==> flow/design.v <==
module alu (input signed [31:0] in1, input signed [31:0] in2, input [3:0] opCode, input [4:0] shiftAmt, output signed [31:0] result);
	assign result = opCode == 0 ? in1 + in2 :
			opCode == 1 ? in1 - in2 :
			opCode == 2 ? in1 & in2 :
			opCode == 3 ? in1 | in2 :
			opCode == 4 ? in1 << shiftAmt :
			opCode == 5 ? in1 >> shiftAmt :
			opCode == 6 ? in1 >>> shiftAmt :
			opCode == 7 ? in1 > in2 ? 1 : 0 :
			opCode == 8 ? in1 < in2 ? 1 : 0 : 0;
endmodule
module mux (input selCh, input [31:0] inCh0, input [31:0] inCh1, output [31:0] selData);
	assign selData = selCh == 0 ? inCh0 :
			  selCh == 1 ? inCh1 : 0;
endmodule
module registerFile (input wrEnable, input [4:0] wrReg, input [31:0] wrData, input [4:0] rdReg1, output [31:0] rdData1, input [4:0] rdReg2, output [31:0] rdData2, input clk);
	reg [31:0] regFile [31:0];
	assign rdData1 = regFile[rdReg1];
	assign rdData2 = regFile[rdReg2];
	always @(posedge clk) begin if (wrEnable) begin regFile[wrReg] <= wrData; end end
endmodule
module project (input wrEnable, input [4:0] wrReg, input [4:0] rdReg1, input [4:0] rdReg2, input clk, input [3:0] opCode, input [4:0] shiftAmt, output signed [31:0] result, input selCh, input [31:0] selData);
	wire [31:0] selected;
	wire signed [31:0] rdData1;
	wire signed [31:0] rdData2;
	registerFile regFile1 (wrEnable, wrReg, selected, rdReg1, rdData1, rdReg2, rdData2, clk);
	alu alu1 (rdData1, rdData2, opCode, shiftAmt, result);
	mux m1 (selCh, selData, result, selected);
endmodule
== Reports on project ==
Tool output for the design above before and after an edit, in the order of the flow.
Lines under "unedited" count in the file above, lines under "edited" in the edited file.
"change" is "edited" less "unedited", of the values as shown; "rel. change" is that difference over "unedited", in percent.
Operators: Yosys type, input widths -> output width; for muxes data width and select width s.
The mark -- stands for no value.

* Top module: project
* Clock port: clk
* Standard-cell library: sky130hd
* Timing corner: tt_025C_1v80

== Edit of the RTL ==
Unified diff, file above to edited file.
The edited RTL no longer does the same as the RTL above: the edit was made by script, with no optimisation intended.

<pre>
@@ -26,4 +26,7 @@
 	registerFile regFile1 (wrEnable, wrReg, selected, rdReg1, rdData1, rdReg2, rdData2, clk);
 	alu alu1 (rdData1, rdData2, opCode, shiftAmt, result);
-	mux m1 (selCh, selData, result, selected);
+	wire [31:0] selected_a, selected_b;
+	mux m1 (selCh, selData, result, selected_a);
+	mux m1_alt (~selCh, selData, result, selected_b);
+	assign selected = selected_a ^ selected_b;
 endmodule
</pre>

== Word level ==
Source: Yosys, flattened and elaborated, memories not mapped. Widths are those after wreduce; folded enables and synchronous resets count as part of the registers. Registers that Yosys merges into a memory's read port (data or address) are not register bits. Print and check cells do not count. Equal cells are merged and count once.
Memory sizes are those after Yosys's memory passes, which may raise the word count (mostly to a power of two), join words into wider ones and drop unused or constant bits.

{| class="wikitable"
|+ Word-level totals
! element !! unedited !! edited !! change !! rel. change (%)
|-
| bits in registers || 0 || 0 || 0 || --
|-
| RAM bits || 1024 || 1024 || 0 || 0.00
|-
| memories || 1 || 1 || 0 || 0.00
|-
| input port bits || 59 || 59 || 0 || 0.00
|-
| output and inout port bits || 32 || 32 || 0 || 0.00
|-
| elaborated cells || 34 || 36 || +2 || +5.88
|}

{| class="wikitable"
|+ Operators by class
! element !! unedited !! edited !! change !! rel. change (%)
|-
| $add $sub $neg || 2 || 2 || 0 || 0.00
|-
| magnitude comparators || 2 || 2 || 0 || 0.00
|-
| eq/ne operators || 8 || 8 || 0 || 0.00
|-
| shifts and indexed selects || 3 || 3 || 0 || 0.00
|-
| muxes and demuxes || 15 || 16 || +1 || +6.67
|-
| bitwise gates (word level) || 2 || 3 || +1 || +50.00
|-
| reduce/logical cells || 1 || 1 || 0 || 0.00
|}

{| class="wikitable"
|+ Memories
! element !! unedited !! edited
|-
| words x width with read and write ports || regFile1.regFile 32 x 32 bit 2R1W || regFile1.regFile 32 x 32 bit 2R1W
|}

{| class="wikitable"
|+ Operators with widths
! cell !! unedited !! edited !! change !! rel. change (%)
|-
| $mux 32 || 11 || 12 || +1 || +9.09
|-
| $xor 32x32->32 || 0 || 1 || +1 || --
|-
| $eq 4x3->1 const B || 4 || 4 || 0 || 0.00
|-
| $mux 1 || 3 || 3 || 0 || 0.00
|-
| $eq 4x2->1 const B || 2 || 2 || 0 || 0.00
|-
| $add 32x32->32 || 1 || 1 || 0 || 0.00
|-
| $and 32x32->32 || 1 || 1 || 0 || 0.00
|-
| $eq 4x1->1 const B || 1 || 1 || 0 || 0.00
|-
| $eq 4x4->1 const B || 1 || 1 || 0 || 0.00
|-
| $gt 32x32->1 || 1 || 1 || 0 || 0.00
|-
| $logic_not 4->1 || 1 || 1 || 0 || 0.00
|-
| $lt 32x32->1 || 1 || 1 || 0 || 0.00
|-
| $mux 5 || 1 || 1 || 0 || 0.00
|-
| $or 32x32->32 || 1 || 1 || 0 || 0.00
|-
| $shl 32x5->32 || 1 || 1 || 0 || 0.00
|-
| $shr 32x5->32 || 1 || 1 || 0 || 0.00
|-
| $sshr 32x5->32 || 1 || 1 || 0 || 0.00
|-
| $sub 32x32->32 || 1 || 1 || 0 || 0.00
|}

== Depth ==
Longest topological path by Yosys (ltp), each cell counted once; first at word level (registers and memories cut), then after technology mapping (sequential cells cut; the memories' decode and read muxes count).

{| class="wikitable"
|+ Logic depth
! element !! unedited !! edited !! change !! rel. change (%)
|-
| word-level depth || 13 || 14 || +1 || +7.69
|-
| ABC_AREA || 0 || 0 || -- || --
|-
| depth in mapped cells || 25 || 24 || -1 || -4.00
|-
| gate-level depth less buffers || 19 || 18 || -1 || -5.26
|}

== Synthesis result ==
The flow's flattened synthesis, as Yosys stat reports it; memories are mapped. The netlist is that of the ABC_AREA named above (0 if unset); the other value can give another one.

{| class="wikitable"
|+ Cells by type
! cell !! unedited !! edited !! change !! rel. change (%)
|-
| sky130_fd_sc_hd__mux2i_1 || 415 || 572 || +157 || +37.83
|-
| sky130_fd_sc_hd__o22ai_1 || 44 || 138 || +94 || +213.64
|-
| sky130_fd_sc_hd__a22oi_1 || 178 || 141 || -37 || -20.79
|-
| sky130_fd_sc_hd__buf_6 || 13 || 47 || +34 || +261.54
|-
| sky130_fd_sc_hd__mux4_2 || 447 || 415 || -32 || -7.16
|-
| sky130_fd_sc_hd__a31oi_1 || 46 || 18 || -28 || -60.87
|-
| sky130_fd_sc_hd__a22o_1 || 29 || 2 || -27 || -93.10
|-
| sky130_fd_sc_hd__xor2_1 || 13 || 36 || +23 || +176.92
|-
| sky130_fd_sc_hd__nand3_1 || 75 || 96 || +21 || +28.00
|-
| sky130_fd_sc_hd__buf_2 || 56 || 36 || -20 || -35.71
|-
| sky130_fd_sc_hd__nor2_1 || 188 || 205 || +17 || +9.04
|-
| sky130_fd_sc_hd__a21oi_1 || 116 || 133 || +17 || +14.66
|-
| sky130_fd_sc_hd__o211ai_1 || 19 || 36 || +17 || +89.47
|-
| sky130_fd_sc_hd__o21a_1 || 8 || 24 || +16 || +200.00
|-
| sky130_fd_sc_hd__o21ai_0 || 84 || 99 || +15 || +17.86
|-
| sky130_fd_sc_hd__mux2_2 || 32 || 17 || -15 || -46.88
|-
| sky130_fd_sc_hd__a221o_1 || 2 || 17 || +15 || +750.00
|-
| sky130_fd_sc_hd__o221ai_1 || 16 || 28 || +12 || +75.00
|}

Not every row of either side is listed.

{| class="wikitable"
|+ Mapped netlist
! element !! unedited !! edited !! change !! rel. change (%)
|-
| cells in the netlist || 3769 || 4132 || +363 || +9.63
|-
| synthesis area (sq um) || 56554.2 || 59444.5 || +2890.3 || +5.11
|-
| area of sequential cells (sq um) || 30749.5 || 30749.5 || 0.0 || 0.00
|-
| mapped flip-flops || 1024 || 1024 || 0 || 0.00
|-
| buffers || 299 || 314 || +15 || +5.02
|}

The figures by module come from a second, unflattened synthesis with its own total; it is not the netlist above.

{| class="wikitable"
|+ Unflattened totals
! element !! unedited !! edited !! change !! rel. change (%)
|-
| cells (unflattened synthesis) || 4666 || 4735 || +69 || +1.48
|-
| area total of the unflattened synthesis (sq um) || 58314.7 || 59143.0 || +828.3 || +1.42
|}

Rows give one instance, submodules left out.

{| class="wikitable"
|+ Modules, unedited
! module !! instances !! cells !! area (sq um) !! seq. area (sq um)
|-
| registerFile || 1 || 3386 || 48789.3 || 30749.5
|-
| alu || 1 || 1244 || 8981.1 || 0.0
|-
| mux || 1 || 36 || 544.3 || 0.0
|-
| project || 1 || 0 || 0.0 || 0.0
|}

{| class="wikitable"
|+ Modules, edited
! module !! instances !! cells !! area (sq um) !! seq. area (sq um)
|-
| registerFile || 1 || 3386 || 48789.3 || 30749.5
|-
| alu || 1 || 1244 || 8981.1 || 0.0
|-
| mux || 2 || 36 || 544.3 || 0.0
|-
| project || 1 || 33 || 284.0 || 0.0
|}

== Timing after synthesis ==
OpenSTA on the mapped netlist: ideal clock, no wires. The path of least setup slack (recovery checks aside). Input and output delay are each 20% of the period. Register names are those of the netlist, which keeps one name where synthesis merged equal registers.

{| class="wikitable"
|+ Timing path post-synthesis
! element !! unedited !! edited !! change !! rel. change (%)
|-
| kind || in2out || in2out || -- || --
|-
| from || input rdReg2[0] || input rdReg2[0] || -- || --
|-
| to || output result[31] || output result[24] || -- || --
|-
| clock period (ns) || 10.0 || 10.0 || 0.0 || 0.00
|-
| input delay (ns) || 2.000 || 2.000 || 0.000 || 0.00
|-
| output delay (ns) || 2.000 || 2.000 || 0.000 || 0.00
|-
| time at the first pin (ns) || 2.000 || 2.000 || 0.000 || 0.00
|-
| arrival (ns) || 7.093 || 7.075 || -0.018 || -0.25
|-
| required time (ns) || 8.000 || 8.000 || 0.000 || 0.00
|-
| path slack (ns) || 0.907 || 0.925 || +0.018 || --
|-
| path delay (ns) || 5.093 || 5.075 || -0.018 || -0.35
|-
| stages || 17 || 19 || +2 || +11.76
|-
| buffers on the path || 3 || 3 || 0 || 0.00
|-
| synthesis period reached (ns) || 9.093 || 9.075 || -0.018 || -0.20
|}

"path delay" = arrival - input delay + setup time.
At an output port there is no setup time.
"stages" counts driving pins, that of a launching flip-flop among them; a cell with two outputs on the path counts twice.
"synthesis period reached" = period - worst setup slack (recovery checks aside). The figure is calculated, with input and output delays left at 20% of the set period.
The rows between start and end are the longest chain of elaborated cells between them; the timing report does not say that the signal goes this way. Where chains are equally long, one stands for them.
Each line given opens the expression or statement behind the cell; cells for indexed reads and writes are added by Yosys, which also makes memories of some case tables.
The chain passes a memory read, where the word-level depth is cut; so it can be longer than that depth.

Between the ends, post-synthesis, unedited:
* Cells stage by stage: sky130_fd_sc_hd__clkbuf_1 > sky130_fd_sc_hd__clkbuf_1 > sky130_fd_sc_hd__buf_1 > sky130_fd_sc_hd__mux4_2 > sky130_fd_sc_hd__mux4_2 > sky130_fd_sc_hd__mux2i_1 > sky130_fd_sc_hd__ha_1 > sky130_fd_sc_hd__a211oi_1 > sky130_fd_sc_hd__o21ai_0 > sky130_fd_sc_hd__a41oi_1 > sky130_fd_sc_hd__o21bai_1 > sky130_fd_sc_hd__a311o_1 > sky130_fd_sc_hd__a31oi_1 > sky130_fd_sc_hd__o21ai_0 > sky130_fd_sc_hd__a211o_1 > sky130_fd_sc_hd__and3_1 > sky130_fd_sc_hd__o31ai_1
* Cells in the longest elaborated chain: 6
* Elaborated cells on any way between the ends: 9
* Source lines of those cells: 5
* Classes of those cells: add/sub: 2; mux: 4; logic: 2; memory: 1

{| class="wikitable"
|+ RTL lines, path post-synthesis, unedited
! element !! line !! text
|-
| start, declared || 22 || <nowiki>module project (input wrEnable, input [4:0] wrReg, input [4:0] rdReg1, input [4:0] rdReg2, input clk, input [3 ...</nowiki>
|-
| $mem_v2 32x32 || 17 || <nowiki>reg [31:0] regFile [31:0];</nowiki>
|-
| $or 32x32->32 || 5 || <nowiki>opCode == 3 ? in1 | in2 :</nowiki>
|-
| $mux 32 || 5 ||
|-
| $mux 32 || 4 || <nowiki>opCode == 2 ? in1 & in2 :</nowiki>
|-
| $mux 32 || 3 || <nowiki>opCode == 1 ? in1 - in2 :</nowiki>
|-
| $mux 32 || 2 || <nowiki>assign result = opCode == 0 ? in1 + in2 :</nowiki>
|-
| end, declared || 22 ||
|}

Between the ends, post-synthesis, edited:
* Cells stage by stage: sky130_fd_sc_hd__clkbuf_1 > sky130_fd_sc_hd__buf_1 > sky130_fd_sc_hd__buf_1 > sky130_fd_sc_hd__mux4_2 > sky130_fd_sc_hd__mux4_2 > sky130_fd_sc_hd__mux2i_1 > sky130_fd_sc_hd__inv_1 > sky130_fd_sc_hd__ha_1 > sky130_fd_sc_hd__fa_1 > sky130_fd_sc_hd__a211oi_1 > sky130_fd_sc_hd__o211ai_1 > sky130_fd_sc_hd__a211oi_1 > sky130_fd_sc_hd__o31ai_1 > sky130_fd_sc_hd__and2_1 > sky130_fd_sc_hd__a21o_1 > sky130_fd_sc_hd__a21o_1 > sky130_fd_sc_hd__a21oi_1 > sky130_fd_sc_hd__mux2i_1 > sky130_fd_sc_hd__or3_4
* Cells in the longest elaborated chain: 6
* Elaborated cells on any way between the ends: 9
* Source lines of those cells: 5
* Classes of those cells: add/sub: 2; mux: 4; logic: 2; memory: 1

{| class="wikitable"
|+ RTL lines, path post-synthesis, edited
! element !! line !! text
|-
| start, declared || 22 || <nowiki>module project (input wrEnable, input [4:0] wrReg, input [4:0] rdReg1, input [4:0] rdReg2, input clk, input [3 ...</nowiki>
|-
| $mem_v2 32x32 || 17 || <nowiki>reg [31:0] regFile [31:0];</nowiki>
|-
| $or 32x32->32 || 5 || <nowiki>opCode == 3 ? in1 | in2 :</nowiki>
|-
| $mux 32 || 5 ||
|-
| $mux 32 || 4 || <nowiki>opCode == 2 ? in1 & in2 :</nowiki>
|-
| $mux 32 || 3 || <nowiki>opCode == 1 ? in1 - in2 :</nowiki>
|-
| $mux 32 || 2 || <nowiki>assign result = opCode == 0 ? in1 + in2 :</nowiki>
|-
| end, declared || 22 ||
|}

== Path in the finished layout ==
From the final timing report of each run of pair A: the path of least setup slack in the routed layout; clock arrival at registers is part of the times.

{| class="wikitable"
|+ Timing path after layout
! element !! unedited !! edited !! change !! rel. change (%)
|-
| kind || in2out || in2out || -- || --
|-
| from || input rdReg1[0] || input rdReg2[0] || -- || --
|-
| to || output result[20] || output result[27] || -- || --
|-
| clock period (ns) || 9.88 || 9.88 || 0.00 || 0.00
|-
| input delay (ns) || 1.98 || 1.98 || 0.00 || 0.00
|-
| output delay (ns) || 1.98 || 1.98 || 0.00 || 0.00
|-
| time at the first pin (ns) || 1.98 || 1.98 || 0.00 || 0.00
|-
| arrival (ns) || 7.97 || 7.74 || -0.23 || -2.89
|-
| required time (ns) || 7.90 || 7.90 || 0.00 || 0.00
|-
| path slack (ns) || -0.07 || 0.17 || +0.24 || --
|-
| stages || 15 || 22 || +7 || +46.67
|-
| buffers on the path || 5 || 7 || +2 || +40.00
|}

The rows between start and end are the longest chain of elaborated cells between them; the timing report does not say that the signal goes this way. Where chains are equally long, one stands for them.
The chain passes a memory read, where the word-level depth is cut; so it can be longer than that depth.

Between the ends, after layout, unedited:
* Cells stage by stage: sky130_fd_sc_hd__clkdlybuf4s50_1 > sky130_fd_sc_hd__buf_4 > sky130_fd_sc_hd__and2_2 > sky130_fd_sc_hd__buf_12 > sky130_fd_sc_hd__a22o_1 > sky130_fd_sc_hd__nor3_1 > sky130_fd_sc_hd__a211oi_1 > sky130_fd_sc_hd__inv_1 > sky130_fd_sc_hd__mux2_2 > sky130_fd_sc_hd__a21boi_0 > sky130_fd_sc_hd__o221ai_1 > sky130_fd_sc_hd__a2111oi_0 > sky130_fd_sc_hd__buf_4 > sky130_fd_sc_hd__o22ai_1 > sky130_fd_sc_hd__clkdlybuf4s50_1
* Cells in the longest elaborated chain: 9
* Elaborated cells on any way between the ends: 15
* Source lines of those cells: 8
* Classes of those cells: add/sub: 2; shift: 3; mux: 7; logic: 2; memory: 1

{| class="wikitable"
|+ RTL lines, path after layout, unedited
! element !! line !! text
|-
| start, declared || 22 || <nowiki>module project (input wrEnable, input [4:0] wrReg, input [4:0] rdReg1, input [4:0] rdReg2, input clk, input [3 ...</nowiki>
|-
| $mem_v2 32x32 || 17 || <nowiki>reg [31:0] regFile [31:0];</nowiki>
|-
| $sshr 32x5->32 || 8 || <nowiki>opCode == 6 ? in1 >>> shiftAmt :</nowiki>
|-
| $mux 32 || 8 ||
|-
| $mux 32 || 7 || <nowiki>opCode == 5 ? in1 >> shiftAmt :</nowiki>
|-
| $mux 32 || 6 || <nowiki>opCode == 4 ? in1 << shiftAmt :</nowiki>
|-
| $mux 32 || 5 || <nowiki>opCode == 3 ? in1 | in2 :</nowiki>
|-
| $mux 32 || 4 || <nowiki>opCode == 2 ? in1 & in2 :</nowiki>
|-
| $mux 32 || 3 || <nowiki>opCode == 1 ? in1 - in2 :</nowiki>
|-
| $mux 32 || 2 || <nowiki>assign result = opCode == 0 ? in1 + in2 :</nowiki>
|-
| end, declared || 22 ||
|}

Between the ends, after layout, edited:
* Cells stage by stage: sky130_fd_sc_hd__buf_8 > sky130_fd_sc_hd__buf_12 > sky130_fd_sc_hd__buf_4 > sky130_fd_sc_hd__mux4_2 > sky130_fd_sc_hd__mux4_2 > sky130_fd_sc_hd__mux2i_1 > sky130_fd_sc_hd__buf_4 > sky130_fd_sc_hd__inv_1 > sky130_fd_sc_hd__ha_1 > sky130_fd_sc_hd__or3_1 > sky130_fd_sc_hd__a221o_1 > sky130_fd_sc_hd__a41o_1 > sky130_fd_sc_hd__a31oi_1 > sky130_fd_sc_hd__buf_4 > sky130_fd_sc_hd__o21ai_0 > sky130_fd_sc_hd__o21a_1 > sky130_fd_sc_hd__o21a_1 > sky130_fd_sc_hd__o31a_1 > sky130_fd_sc_hd__a31o_2 > sky130_fd_sc_hd__nand3_1 > sky130_fd_sc_hd__buf_12 > sky130_fd_sc_hd__clkdlybuf4s50_1
* Cells in the longest elaborated chain: 6
* Elaborated cells on any way between the ends: 9
* Source lines of those cells: 5
* Classes of those cells: add/sub: 2; mux: 4; logic: 2; memory: 1

{| class="wikitable"
|+ RTL lines, path after layout, edited
! element !! line !! text
|-
| start, declared || 22 || <nowiki>module project (input wrEnable, input [4:0] wrReg, input [4:0] rdReg1, input [4:0] rdReg2, input clk, input [3 ...</nowiki>
|-
| $mem_v2 32x32 || 17 || <nowiki>reg [31:0] regFile [31:0];</nowiki>
|-
| $or 32x32->32 || 5 || <nowiki>opCode == 3 ? in1 | in2 :</nowiki>
|-
| $mux 32 || 5 ||
|-
| $mux 32 || 4 || <nowiki>opCode == 2 ? in1 & in2 :</nowiki>
|-
| $mux 32 || 3 || <nowiki>opCode == 1 ? in1 - in2 :</nowiki>
|-
| $mux 32 || 2 || <nowiki>assign result = opCode == 0 ? in1 + in2 :</nowiki>
|-
| end, declared || 22 ||
|}

== Flow runs ==
Both versions went through the flow (Yosys, OpenROAD) with the same settings in each pair. Constraints: input delay and output delay 20% of the set period each, output load 0.01 pF.

Flow settings, pair A:
* period_ns: 9.88
* CAP_MARGIN: 20
* CORE_MARGIN: 2
* CORE_UTILIZATION: 40
* SLEW_MARGIN: 20

{| class="wikitable"
|+ Final reports, pair A
! element !! unedited !! edited !! change !! rel. change (%)
|-
| cell area after synthesis (sq um) || 56554.2 || 59444.5 || +2890.3 || +5.11
|-
| die footprint (sq um) || 144408.0 || 151710.0 || +7302.0 || +5.06
|-
| standard-cell area after layout (sq um) || 65426.5 || 69548.0 || +4121.5 || +6.30
|-
| utilization after layout || 0.468 || 0.471 || +0.003 || --
|-
| worst slack on setup checks (ns) || -0.071 || 0.169 || +0.240 || --
|-
| setup TNS (ns) || -0.071 || 0.000 || +0.071 || --
|-
| worst hold slack after layout (ns) || 2.085 || 2.024 || -0.061 || --
|-
| total power after layout (uW) || 11106 || 12116 || +1010 || +9.09
|-
| reached clock period (ns) || 9.951 || 9.711 || -0.240 || -2.41
|}

Flow settings, pair B:
* ABC_AREA: 0
* CAP_MARGIN: 40
* CELL_PAD_IN_SITES_DETAIL_PLACEMENT: 0
* CELL_PAD_IN_SITES_GLOBAL_PLACEMENT: 1
* CORE_ASPECT_RATIO: 0.86
* CORE_UTILIZATION: 20
* CTS_CLUSTER_SIZE: 66
* GPL_ROUTABILITY_DRIVEN: 0
* GPL_TIMING_DRIVEN: 0
* PLACE_DENSITY_LB_ADDON: 0.1
* SETUP_SLACK_MARGIN: -0.06
* TNS_END_PERCENT: 65
* period_ns: 10.1
* CORE_MARGIN: 2
* SLEW_MARGIN: 20

{| class="wikitable"
|+ Final reports, pair B
! element !! unedited !! edited !! change !! rel. change (%)
|-
| cell area after synthesis (sq um) || 56554.2 || 59444.5 || +2890.3 || +5.11
|-
| die footprint (sq um) || 287053.0 || 301613.0 || +14560.0 || +5.07
|-
| standard-cell area after layout (sq um) || 73993.5 || 79057.1 || +5063.6 || +6.84
|-
| utilization after layout || 0.262 || 0.267 || +0.005 || --
|-
| worst slack on setup checks (ns) || -0.119 || -0.106 || +0.013 || --
|-
| setup TNS (ns) || -0.232 || -0.314 || -0.082 || --
|-
| worst hold slack after layout (ns) || 2.037 || 1.898 || -0.139 || --
|-
| total power after layout (uW) || 12316 || 13275 || +959 || +7.79
|-
| reached clock period (ns) || 10.219 || 10.206 || -0.013 || -0.13
|}

"reached clock period" means the clock period less the worst setup slack. The figure is calculated, with input and output delays left at 20% of the set period.
"total power after layout" rests on the timing tool's default activity at the inputs, not on a simulated workload.
